==> flow/design.v <==
module flopr(clock, reset, d, q);
    parameter WIDTH = 8;
    input clock; 
    input reset;
    input [WIDTH-1:0] d; 
    output reg [WIDTH-1:0] q;   
    always @(posedge clock, posedge reset)
        if (reset)
            q <= 0;
        else 
            q <= d;
endmodule
module adder(a, b, sum);
    input [31:0] a;
    input [31:0] b;
    output [31:0] sum;
    assign sum = a + b;
endmodule
module mux2(d0, d1, s, y);
    parameter WIDTH = 8;
    input [WIDTH-1:0] d0; 
    input [WIDTH-1:0] d1;
    input s;
    output [WIDTH-1:0] y;
    assign y = s ? d1 : d0;
endmodule
module mux3(d0, d1, d2, s, y);
    parameter WIDTH = 8;
    input [WIDTH-1:0] d0; 
    input [WIDTH-1:0] d1;
    input [WIDTH-1:0] d2;
    input [1:0] s;
    output [WIDTH-1:0] y;
    assign y = s[1] ? d2 : (s[0] ? d1 : d0);
endmodule
module mux8(d0, d1, d2, d3, d4, d5, d6, d7, s, y);
    parameter WIDTH = 8;
    input [WIDTH-1:0] d0;
    input [WIDTH-1:0] d1;
    input [WIDTH-1:0] d2;
    input [WIDTH-1:0] d3;
    input [WIDTH-1:0] d4;
    input [WIDTH-1:0] d5;
    input [WIDTH-1:0] d6;
    input [WIDTH-1:0] d7;
    input [2:0] s;
    output reg [WIDTH-1:0] y;
    always @*
        begin
            case(s)
                3'b000: y = d0;
                3'b001: y = d1;
                3'b010: y = d2;
                3'b011: y = d3;
                3'b100: y = d4;
                3'b101: y = d5;
                3'b110: y = d6;
                3'b111: y = d7;
                default: y = d0;
            endcase
        end
endmodule
module regfile(clock, write_enable, address_read_1, address_read_2, address_write, write_data, read_data_1, read_data_2);
    input clock;
    input write_enable;
    input [4:0] address_read_1;
    input [4:0] address_read_2;
    input [4:0] address_write;
    input [31:0] write_data;
    output [31:0] read_data_1;
    output [31:0] read_data_2;
    reg [31:0] registers[31:0];
    always @(posedge clock)
        begin
            if (write_enable) 
                registers[address_write] <= write_data;
        end
    assign read_data_1 = (address_read_1 != 0) ? registers[address_read_1] : 0;  
    assign read_data_2 = (address_read_2 != 0) ? registers[address_read_2] : 0;  
endmodule
module generate_immediate(instruction, immediate);
    input [31:0] instruction;
    output reg [31:0] immediate;
    always @*
        begin
            case(instruction[6:0])
                7'b0000011,                                                                                                      
                7'b0010011,                                                                                                      
                7'b1100111: immediate = {{20{instruction[31]}}, instruction[31:20]};                                             
                7'b0100011: immediate = {{20{instruction[31]}}, instruction[31:25], instruction[11:7]};                          
                7'b1100011: immediate = {{20{instruction[31]}}, instruction[7], instruction[30:25],  instruction[11:8], 1'b0};   
                7'b1101111: immediate = {{12{instruction[31]}}, instruction[19:12], instruction[20], instruction[30:21], 1'b0};  
                7'b0110111,                                                                                                      
                7'b0010111: immediate = {instruction[31:12], 12'b0};                                                             
                default: immediate = 32'bx;  
            endcase
        end
endmodule
module alu(src_A, src_B, ALU_control, ALU_result, zero);
    input [31:0] src_A;
    input [31:0] src_B;
    input [3:0] ALU_control;
    output reg [31:0] ALU_result;
    output zero;
    always @*
        case(ALU_control)
            4'b0000: ALU_result <= src_A + src_B;  
            4'b0001: ALU_result <= src_A - src_B;  
            4'b0010: ALU_result <= src_A & src_B;  
            4'b0011: ALU_result <= src_A | src_B;  
            4'b0100: ALU_result <= src_A ^ src_B;  
            4'b0101: ALU_result <= ($signed(src_A) < $signed(src_B)) ? 1 : 0;  
            4'b0110: ALU_result <= ($unsigned(src_A) < $unsigned(src_B)) ? 1 : 0;  
            4'b0111: ALU_result <= $signed(src_A) >>> src_B[4:0];  
            4'b1000: ALU_result <= $signed(src_A) >> src_B[4:0];  
            4'b1001: ALU_result <= $signed(src_A) << src_B[4:0];  
            default: ALU_result <= 32'd0;  
        endcase
    assign zero = (ALU_result == 0) ? 1 : 0;  
endmodule
module select_read(funct3, read_data_in, read_data_out);
    input [2:0] funct3;
    input [31:0] read_data_in;
    output reg [31:0] read_data_out;
    always @*
        begin
            case(funct3)
                3'b000: read_data_out = {{24{read_data_in[7]}}, read_data_in[7:0]};      
                3'b001: read_data_out = {{16{read_data_in[15]}}, read_data_in[15:0]};    
                3'b010: read_data_out = read_data_in;                                    
                3'b100: read_data_out = {24'b0, read_data_in[7:0]};                      
                3'b101: read_data_out = {16'b0, read_data_in[15:0]};                     
                default: read_data_out = 32'bx;  
            endcase
        end
endmodule
module main_decoder(opcode, funct3, reg_write, ALU_select, memory_control, result_select, branch, ALU_op, jump);
    input [6:0] opcode;
    input [2:0] funct3;
    output reg_write;
    output ALU_select;
    output [3:0] memory_control;
    output [2:0] result_select;
    output branch;
    output [1:0] ALU_op;
    output jump;
    reg [12:0] controls;
    assign {reg_write, ALU_select, memory_control, result_select, branch, ALU_op, jump} = controls;   
    always @*
        case(opcode)      
            7'b0000011:                                          
                case(funct3)
                    3'b000: controls = 13'b1_1_0010_001_0_00_0;      
                    3'b001: controls = 13'b1_1_0100_001_0_00_0;      
                    3'b010: controls = 13'b1_1_0000_001_0_00_0;      
                    3'b100: controls = 13'b1_1_1010_001_0_00_0;      
                    3'b101: controls = 13'b1_1_1100_001_0_00_0;      
                    default: controls = 13'bx_x_x_xxxx_xxx_xx_x;     
                endcase
            7'b0100011:
                case(funct3)
                    3'b000: controls = 13'b0_1_0011_000_0_00_0;      
                    3'b001: controls = 13'b0_1_0101_000_0_00_0;      
                    3'b010: controls = 13'b0_1_0001_000_0_00_0;      
                    default: controls = 13'bx_x_x_xxxx_xxx_xx_x;     
                endcase
            7'b0110011: controls = 13'b1_0_0000_000_0_10_0;          
            7'b0010111: controls = 13'b1_0_0000_100_0_00_0;          
            7'b0110111: controls = 13'b1_0_0000_011_0_00_0;          
            7'b1100011: controls = 13'b0_0_0000_000_1_01_0;          
            7'b0010011: controls = 13'b1_1_0000_000_0_10_0;          
            7'b1100111: controls = 13'b1_1_0000_010_0_00_1;          
            7'b1101111: controls = 13'b1_0_0000_010_0_00_1;          
            default:    controls = 13'bx_x_xxxx_xxx_x_xx_x;          
        endcase
endmodule
module alu_decoder(opcode_b5, funct3, funct7b5, ALU_op, ALU_control);
    input opcode_b5;
    input [2:0] funct3;
    input funct7b5;
    input [1:0] ALU_op;
    output reg [3:0] ALU_control;
    wire R_type_subtract;
    wire shift_arithemetic;
    assign R_type_subtract = funct7b5 & opcode_b5;  
    assign shift_arithemetic = funct7b5;  
    always @*
        case(ALU_op)
            2'b00: ALU_control = 3'b000;  
            2'b01:
                case(funct3)
                    3'b000: ALU_control = 4'b0001;  
                    3'b001: ALU_control = 4'b0001;  
                    3'b100: ALU_control = 4'b0101;  
                    3'b101: ALU_control = 4'b0101;  
                    3'b110: ALU_control = 4'b0110;  
                    3'b111: ALU_control = 4'b0110;  
                    default: ALU_control = 4'bxxxx;  
                endcase
            default:
                case(funct3)  
                    3'b000: 
                        begin
                            if (R_type_subtract)
                                ALU_control = 3'b001;  
                            else
                                ALU_control = 3'b000;  
                        end
                    3'b001: ALU_control = 4'b1001;  
                    3'b010: ALU_control = 4'b0101;  
                    3'b011: ALU_control = 4'b0110;  
                    3'b100: ALU_control = 4'b0100;  
                    3'b101:
                        begin
                            if(shift_arithemetic)
                                ALU_control = 4'b0111;  
                            else
                                ALU_control = 4'b1000;  
                        end
                    3'b110: ALU_control = 4'b0011;  
                    3'b111: ALU_control = 4'b0010;  
                    default: ALU_control = 4'bxxxx;  
                endcase
        endcase
endmodule
module controller(opcode, funct3, funct7b5, zero, result_select, memory_control, PC_select, ALU_select, reg_write, jump, ALU_control);
    input [6:0] opcode;
    input [2:0] funct3;  
    input funct7b5;
    input zero;
    output [2:0] result_select;
    output [3:0] memory_control;
    output reg [1:0] PC_select;
    output ALU_select;
    output reg_write;
    output jump;
    output [3:0] ALU_control;
    wire [1:0] ALU_op;
    wire branch;
    main_decoder main_decoder
    (
        opcode,              
        funct3,              
        reg_write,           
        ALU_select,          
        memory_control,      
        result_select,       
        branch,              
        ALU_op,              
        jump                 
    );
    alu_decoder alu_decoder
    (
        opcode[5],       
        funct3,          
        funct7b5,        
        ALU_op,          
        ALU_control      
    );
    always @*
        if(jump)
            case(opcode[3])
                1'b0: PC_select = 2'b10;             
                1'b1: PC_select = 2'b01;             
                default: PC_select = 2'b01;
            endcase
        else
            case(funct3)
                3'b000: PC_select = branch & zero;    
                3'b001: PC_select = branch & ~zero;   
                3'b100: PC_select = branch & ~zero;   
                3'b101: PC_select = branch & zero;    
                3'b110: PC_select = branch & ~zero;   
                3'b111: PC_select = branch & zero;    
                default: PC_select = 2'b00;
            endcase           
endmodule
module datapath(clock, reset, result_select, PC_select, ALU_select, reg_write, ALU_control, instruction, read_data, zero, PC, ALU_result, write_data);
    input clock;
    input reset;
    input [2:0] result_select;
    input [1:0] PC_select;
    input ALU_select;
    input reg_write;
    input [3:0] ALU_control;
    input [31:0] instruction;
    input [31:0] read_data;
    output zero;
    output [31:0] PC;
    output [31:0] ALU_result;
    output [31:0] write_data;
    wire [31:0] PC_next;
    wire [31:0] PC_plus4;
    wire [31:0] PC_target;
    wire [31:0] immediate;
    wire [31:0] src_A;
    wire [31:0] src_B;
    wire [31:0] read_data_out;
    wire [31:0] result;
    flopr #(32) pc_reg(clock, reset, PC_next, PC);
    adder pc_add4(PC, 32'd4, PC_plus4);
    adder pc_addbranch(PC, immediate, PC_target);
    mux3 #(32) pc_mux(PC_plus4, PC_target, ALU_result, PC_select, PC_next);
    regfile regfile(clock, reg_write, instruction[19:15], instruction[24:20], instruction[11:7], result, src_A, write_data);
    generate_immediate generate_immediate(instruction, immediate);
    mux2 #(32) src_B_mux(write_data, immediate, ALU_select, src_B);
    alu alu(src_A, src_B, ALU_control, ALU_result, zero);
    select_read select_read(instruction[14:12], read_data, read_data_out);
    mux8 #(32) result_mux(ALU_result, read_data_out, PC_plus4, immediate, PC_target, 32'hxxxxxxxx, 32'hxxxxxxxx, 32'hxxxxxxxx, result_select, result);
endmodule
module cpu(clock, reset, instruction, read_data, memory_control, PC, ALU_result, write_data);
    input clock;
    input reset;
    input [31:0] instruction;
    input [31:0] read_data;
    output [3:0] memory_control;
    output [31:0] PC;
    output [31:0] ALU_result;
    output [31:0] write_data;
    wire [1:0] PC_select;
    wire ALU_select; 
    wire reg_write;
    wire jump;
    wire zero;
    wire [2:0] result_select;
    wire [3:0] ALU_control;
    controller controller
    (
        instruction[6:0],        
        instruction[14:12],      
        instruction[30],         
        zero,                    
        result_select,           
        memory_control,          
        PC_select,               
        ALU_select,              
        reg_write,               
        jump,                    
        ALU_control              
    );
    datapath datapath
    (
        clock,                   
        reset,                   
        result_select,           
        PC_select,               
        ALU_select,              
        reg_write,               
        ALU_control,             
        instruction,             
        read_data,               
        zero,                    
        PC,                      
        ALU_result,              
        write_data               
    );
endmodule
# ---- Step by step through the tools: cpu
# Tool output for the design above, in the order of the flow.
# Lines are those of the file above, counted from 1.
# Operators carry their Yosys type and port widths (W data, S select, Z words).
# Library cell names are shortened.
# The mark - stands for no value.
dict set report design {
  top {cpu}
  clock {clock}
  cell_library {sky130hd}
  lib_corner {tt_025C_1v80}
}

# ---- Word level
# Source: Yosys, flattened and elaborated, memories not mapped. Widths are those after wreduce; folded enables and synchronous resets count as part of the registers. Registers that Yosys merges into a memory's read port (data or address) are not register bits. Print and check cells do not count.
# Yosys's memory passes give these memory sizes; they may raise the number of words (mostly to a power of two), join words into wider ones and drop unused or constant bits.
dict set report op_classes {
  addsub 4
  n_reduce_logical 14
  n_cmp 2
  muxes 26
  eq_ne 30
  n_shift 3
  n_logic 8
}
# operator count
set op_table {}
lappend op_table {{$pmux W32 S5} 3}
lappend op_table {{$pmux W32 S10} 1}
lappend op_table {{$mux W32} 6}
lappend op_table {{$pmux W13 S9} 1}
lappend op_table {{$pmux W13 S5} 1}
lappend op_table {{$add A32 B32 Y32} 2}
lappend op_table {{$lt A32 B32 Y1} 2}
lappend op_table {{$pmux W13 S3} 1}
lappend op_table {{$add A32 B3 Y32 const B} 1}
lappend op_table {{$sub A32 B32 Y32} 1}
lappend op_table {{$and A32 B32 Y32} 1}
lappend op_table {{$or A32 B32 Y32} 1}
lappend op_table {{$xor A32 B32 Y32} 1}
lappend op_table {{$shl A32 B5 Y32} 1}
lappend op_table {{$shr A32 B5 Y32} 1}
lappend op_table {{$sshr A32 B5 Y32} 1}
lappend op_table {{$logic_not A32 Y1} 1}
lappend op_table {{$pmux W4 S8} 1}
lappend op_table {{$eq A7 B6 Y1 const B} 3}
lappend op_table {{$eq A7 B7 Y1 const B} 3}
lappend op_table {{$eq A4 B3 Y1 const B} 4}
lappend op_table {{$eq A3 B3 Y1 const B} 5}
lappend op_table {{$eq A7 B5 Y1 const B} 2}
lappend op_table {{$eq A3 B2 Y1 const B} 4}
lappend op_table {{$pmux W4 S3} 1}
lappend op_table {{$reduce_bool A5 Y1} 2}
lappend op_table {{$reduce_or A3 Y1} 3}
lappend op_table {{$reduce_or A2 Y1} 4}
# Not listed: further kinds 19, cells in them 29.
dict set report word_totals {
  ram_bits 1024
  mem_count 1
  input_bits 66
  elab_cells 89
  reg_bits 32
}
# name words word_bits rd wr line_no
set mem_list {}
lappend mem_list {datapath.regfile.registers 32 32 2 1 72} ;# reg [31:0] registers[31:0];

# ---- Depth
# Longest topological path by Yosys (ltp), each cell counted once; first at word level (registers and memories cut), then after technology mapping (sequential cells cut; the memories' decode and read muxes count).
dict set report logic_depth {
  depth_word 15
  ABC_AREA 0
  depth_mapped 38
  mapped_depth_nobuf 27
}

# ---- After synthesis
# The flow's flattened synthesis, as Yosys stat reports it; memories are mapped. The netlist is that of the ABC_AREA named above (0 if unset); the other value can give another one.
# Totals and module areas in this step are rounded.
# type count
set by_type {}
lappend by_type {edfxtp_1 1024}
lappend by_type {mux4_2 534}
lappend by_type {mux2i_1 179}
lappend by_type {ha_1 132}
lappend by_type {a21oi_1 241}
lappend by_type {nor2_1 303}
lappend by_type {nand2_1 230}
lappend by_type {dfrtp_1 32}
lappend by_type {o21ai_0 137}
lappend by_type {clkbuf_1 181}
lappend by_type {o221ai_1 62}
lappend by_type {mux2_2 48}
lappend by_type {nand3_1 103}
lappend by_type {a221oi_1 53}
lappend by_type {nor3_1 92}
lappend by_type {inv_1 118}
lappend by_type {a31oi_1 61}
lappend by_type {o211ai_1 48}
# Not listed: further types 101, cells in them 997.
dict set report mapped {
  sequential_area_um2 31600
  mapped_cells 4575
  n_buf 356
  ffs 1056
  yosys_area_um2 62900
}
# The figures by module come from a second, unflattened synthesis with its own total; it is not the netlist above.
dict set report hier_totals {
  cells_unflattened 4912
  hier_area_um2 65400
}
# Rows give one instance, submodules left out.
# mod instances area_um2 n_cells mod_seq_area_um2
set by_module {}
lappend by_module {regfile 1 47000 2400 30700}
lappend by_module {alu 1 9300 1341 0.0}
lappend by_module {adder 2 1740 241 0.0}
lappend by_module {{mux8 #(WIDTH=32)} 1 2240 306 0.0}
lappend by_module {{flopr #(WIDTH=32)} 1 805 33 801}
lappend by_module {{mux3 #(WIDTH=32)} 1 714 107 0.0}
lappend by_module {{mux2 #(WIDTH=32)} 1 544 36 0.0}
lappend by_module {select_read 1 529 80 0.0}
lappend by_module {generate_immediate 1 424 64 0.0}
lappend by_module {main_decoder 1 200 32 0.0}
lappend by_module {alu_decoder 1 156 23 0.0}
lappend by_module {controller 1 42.5 6 0.0}
lappend by_module {datapath 1 7.5 2 0.0}
lappend by_module {cpu 1 0.0 0 0.0}

# ---- Worst setup path after synthesis
# Path of least setup slack by OpenSTA after synthesis, without wires, with an ideal clock, recovery checks aside; 20% of the period is set as input and as output delay. Where synthesis merged equal registers, the netlist keeps one of their names.
dict set report synth_path {
  kind {in2out}
  from {in instruction[20]}
  to {out ALU_result[29]}
  arrival_ns 8.284
  launch_ns 2.200
  period_ns 11.0
  in_delay_ns 2.200
  path_delay_ns 6.084
  path_buffers 6
  slack_ns 0.516
  driving_pins 26
  output_delay_ns 2.200
  period_less_setup_slack_ns 10.484
}
# "path_delay_ns" = arrival - input delay + setup time.
# A path that ends at an output port has no setup time.
# "driving_pins" counts driving pins, that of a launching flip-flop among them; a cell with two outputs on the path counts twice.
# "period_less_setup_slack_ns" is the clock period less the worst setup slack; recovery checks do not enter. This is arithmetic on one report: input and output delays are still those of the set period (20% each).
# The rows between start and end are the longest chain of elaborated cells between them; the timing report does not say that the signal goes this way. Where chains are equally long, one stands for them.
# A line is the first line of the expression or statement that the cell stems from. Yosys adds cells for indexed reads and writes and turns some case tables into memories.
# The chain passes a memory read, where the word-level depth is cut; so it can be longer than that depth.
dict set report synth_between {
  cell_sequence {buf_2 buf_6 buf_4 buf_4 clkbuf_1 buf_1 mux4_2 mux4_2 mux2i_1 nor2_1 nand2_1 a21boi_0 ha_1 and3b_1 and2_1 o211ai_1 nor4b_1 nor4b_1 o21ai_0 o21ai_0 a41oi_1 a211oi_1 a211oi_1 a41o_1 and2_1 a211o_1}
  elab_chain_len 5
  cells_between 14
  lines_between 13
  cone_classes {2 x add/sub; 3 x shift; 4 x mux; 3 x logic; 1 x reduce/logical; 1 x memory}
}
# element line_no
set synth_lines {}
lappend synth_lines {{from (decl)} 314} ;# input [31:0] instruction;
lappend synth_lines {{$mem_v2 Z32 W32} 72} ;# reg [31:0] registers[31:0];
lappend synth_lines {{$mux W32} 79} ;# assign read_data_2 = (address_read_2 != 0) ? registers[address_read_2] : 0;
lappend synth_lines {{$mux W32} 25} ;# assign y = s ? d1 : d0;
lappend synth_lines {{$sub A32 B32 Y32} 108} ;# 4'b0001: ALU_result <= src_A - src_B;
lappend synth_lines {{$pmux W32 S10} 106} ;# case(ALU_control)
lappend synth_lines {{to (decl)} 318} ;# output [31:0] ALU_result;
# Nets of the timed path that keep an RTL name, with a line that drives or declares them; the list need not be complete.
# signal line_no
set synth_named_nets {}
lappend synth_named_nets {write_data[7] 79}

# ---- Worst path after layout
# Path of least setup slack in the final report of run 1 (OpenROAD, finished layout, wires in). Where an end is a register, its clock arrival counts in the times.
dict set report layout_path {
  kind {in2reg}
  from {in instruction[20]}
  to {reg datapath.pc_reg.q[15]}
  slack_ns -1.97
  arrival_ns 8.73
  launch_ns 1.22
  in_delay_ns 1.22
  period_ns 6.09
  driving_pins 35
  path_buffers 10
}
# The rows between start and end are the longest chain of elaborated cells between them; the timing report does not say that the signal goes this way. Where chains are equally long, one stands for them.
# The chain passes a memory read, where the word-level depth is cut; so it can be longer than that depth.
dict set report layout_between {
  cell_sequence {buf_16 buf_12 buf_12 mux4_2 mux2_4 o21ai_2 buf_6 o311ai_4 nand2_4 inv_4 buf_6 ha_4 fa_2 a21oi_2 o211ai_1 buf_4 a221oi_4 o211ai_1 nand2_2 buf_6 o21bai_4 a221o_1 buf_6 mux2i_4 a211oi_4 nand3_2 or3_4 or4_4 nor4_4 nand2_2 mux2i_4 buf_12 buf_16 or3_1 a31oi_1}
  elab_chain_len 14
  cells_between 28
  cone_classes {3 x add/sub; 2 x compare; 3 x shift; 11 x mux; 6 x logic; 2 x reduce/logical; 1 x memory}
}
# element line_no
set layout_lines {}
lappend layout_lines {{from (decl)} 314} ;# input [31:0] instruction;
lappend layout_lines {{$mem_v2 Z32 W32} 72} ;# reg [31:0] registers[31:0];
lappend layout_lines {{$mux W32} 79} ;# assign read_data_2 = (address_read_2 != 0) ? registers[address_read_2] : 0;
lappend layout_lines {{$mux W32} 25} ;# assign y = s ? d1 : d0;
lappend layout_lines {{$lt A32 B32 Y1} 113} ;# 4'b0110: ALU_result <= ($unsigned(src_A) < $unsigned(src_B)) ? 1 : 0;
lappend layout_lines {{$mux W1} 113}
lappend layout_lines {{$pmux W32 S10} 106} ;# case(ALU_control)
lappend layout_lines {{$logic_not A32 Y1} 119} ;# assign zero = (ALU_result == 0) ? 1 : 0;
lappend layout_lines {{$mux W1} 119}
lappend layout_lines {{$not A1 Y2} 270} ;# 3'b001: PC_select = branch & ~zero;
lappend layout_lines {{$and A1 B2 Y2} 270}
lappend layout_lines {{$pmux W2 S2} 268} ;# case(funct3)
lappend layout_lines {{$mux W2} 261} ;# if(jump)
lappend layout_lines {{$mux W32 x2} 34} ;# assign y = s[1] ? d2 : (s[0] ? d1 : d0);
lappend layout_lines {{to (assign)} 9} ;# q <= 0;
lappend layout_lines {{to (assign)} 11} ;# q <= d;
lappend layout_lines {{to (decl)} 6} ;# output reg [WIDTH-1:0] q;

Subject: cpu on sky130hd, stored results

Hello all,

Record of 2 stored runs of the RTL-to-layout flow on cpu, platform sky130hd. The runs are unordered. Constraints: input delay and output delay 20% of the set period each, output load 0.01 pF.
"power.total_uw" rests on the timing tool's default activity at the inputs, not on a simulated workload.
Results are given in rounded form.

# run 1
==> flow/run.sh <==
#!/bin/bash
# the make line also repeats the synthesis and layout settings of config.mk as NAME=value (left out here)
make -C /OpenROAD-flow-scripts/flow DESIGN_CONFIG=/design/flow/config.mk WORK_HOME=/design/flow/orfs CLKGATE_MAP_FILE= finish
==> flow/config.mk <==
export PLATFORM = sky130hd
export DESIGN_NAME = cpu
export DESIGN_NICKNAME = cpu
export VERILOG_FILES = /design/flow/design.v
export SDC_FILE = /design/flow/constraint.sdc
export NUM_CORES = 4
export LEC_CHECK = 0
export CAP_MARGIN = 20
export CELL_PAD_IN_SITES_DETAIL_PLACEMENT = 1
export CORE_MARGIN = 2
export CORE_UTILIZATION = 41
export CTS_CLUSTER_SIZE = 29
export GPL_TIMING_DRIVEN = 1
export MAX_ROUTING_LAYER = met4
export PLACE_DENSITY_LB_ADDON = 0.28
export SLEW_MARGIN = 20
export TNS_END_PERCENT = 15
==> flow/constraint.sdc <==
create_clock -name core_clock -period 6.09 [get_ports {clock}]
set_input_delay 1.2180 -clock core_clock [delete_from_list [all_inputs] [get_ports {clock}]]
set_output_delay 1.2180 -clock core_clock [all_outputs]
set_load 0.01 [all_outputs]

==> run 1: results <==
setupTns_ns=-344
final_setup_ws_ns=-1.97
yosys_chip_area_um2=62900
power.total_uw=25000
layout_utilization_frac=0.564
die_footprint_um2=157000

# run 2
==> flow/run.sh <==
#!/bin/bash
# the make line also repeats the synthesis and layout settings of config.mk as NAME=value (left out here)
make -C /OpenROAD-flow-scripts/flow DESIGN_CONFIG=/design/flow/config.mk WORK_HOME=/design/flow/orfs CLKGATE_MAP_FILE= finish
==> flow/config.mk <==
export PLATFORM = sky130hd
export DESIGN_NAME = cpu
export DESIGN_NICKNAME = cpu
export VERILOG_FILES = /design/flow/design.v
export SDC_FILE = /design/flow/constraint.sdc
export NUM_CORES = 4
export LEC_CHECK = 0
export CAP_MARGIN = 0
export CORE_MARGIN = 2
export CORE_UTILIZATION = 40
export CTS_CLUSTER_DIAMETER = 347
export GPL_ROUTABILITY_DRIVEN = 0
export SLEW_MARGIN = 20
==> flow/constraint.sdc <==
create_clock -name core_clock -period 11.0 [get_ports {clock}]
set_input_delay 2.2000 -clock core_clock [delete_from_list [all_inputs] [get_ports {clock}]]
set_output_delay 2.2000 -clock core_clock [all_outputs]
set_load 0.01 [all_outputs]

==> run 2: results <==
setupTns_ns=0.000
final_setup_ws_ns=0.082
yosys_chip_area_um2=62900
power.total_uw=11700
layout_utilization_frac=0.462
die_footprint_um2=160000

Thanks
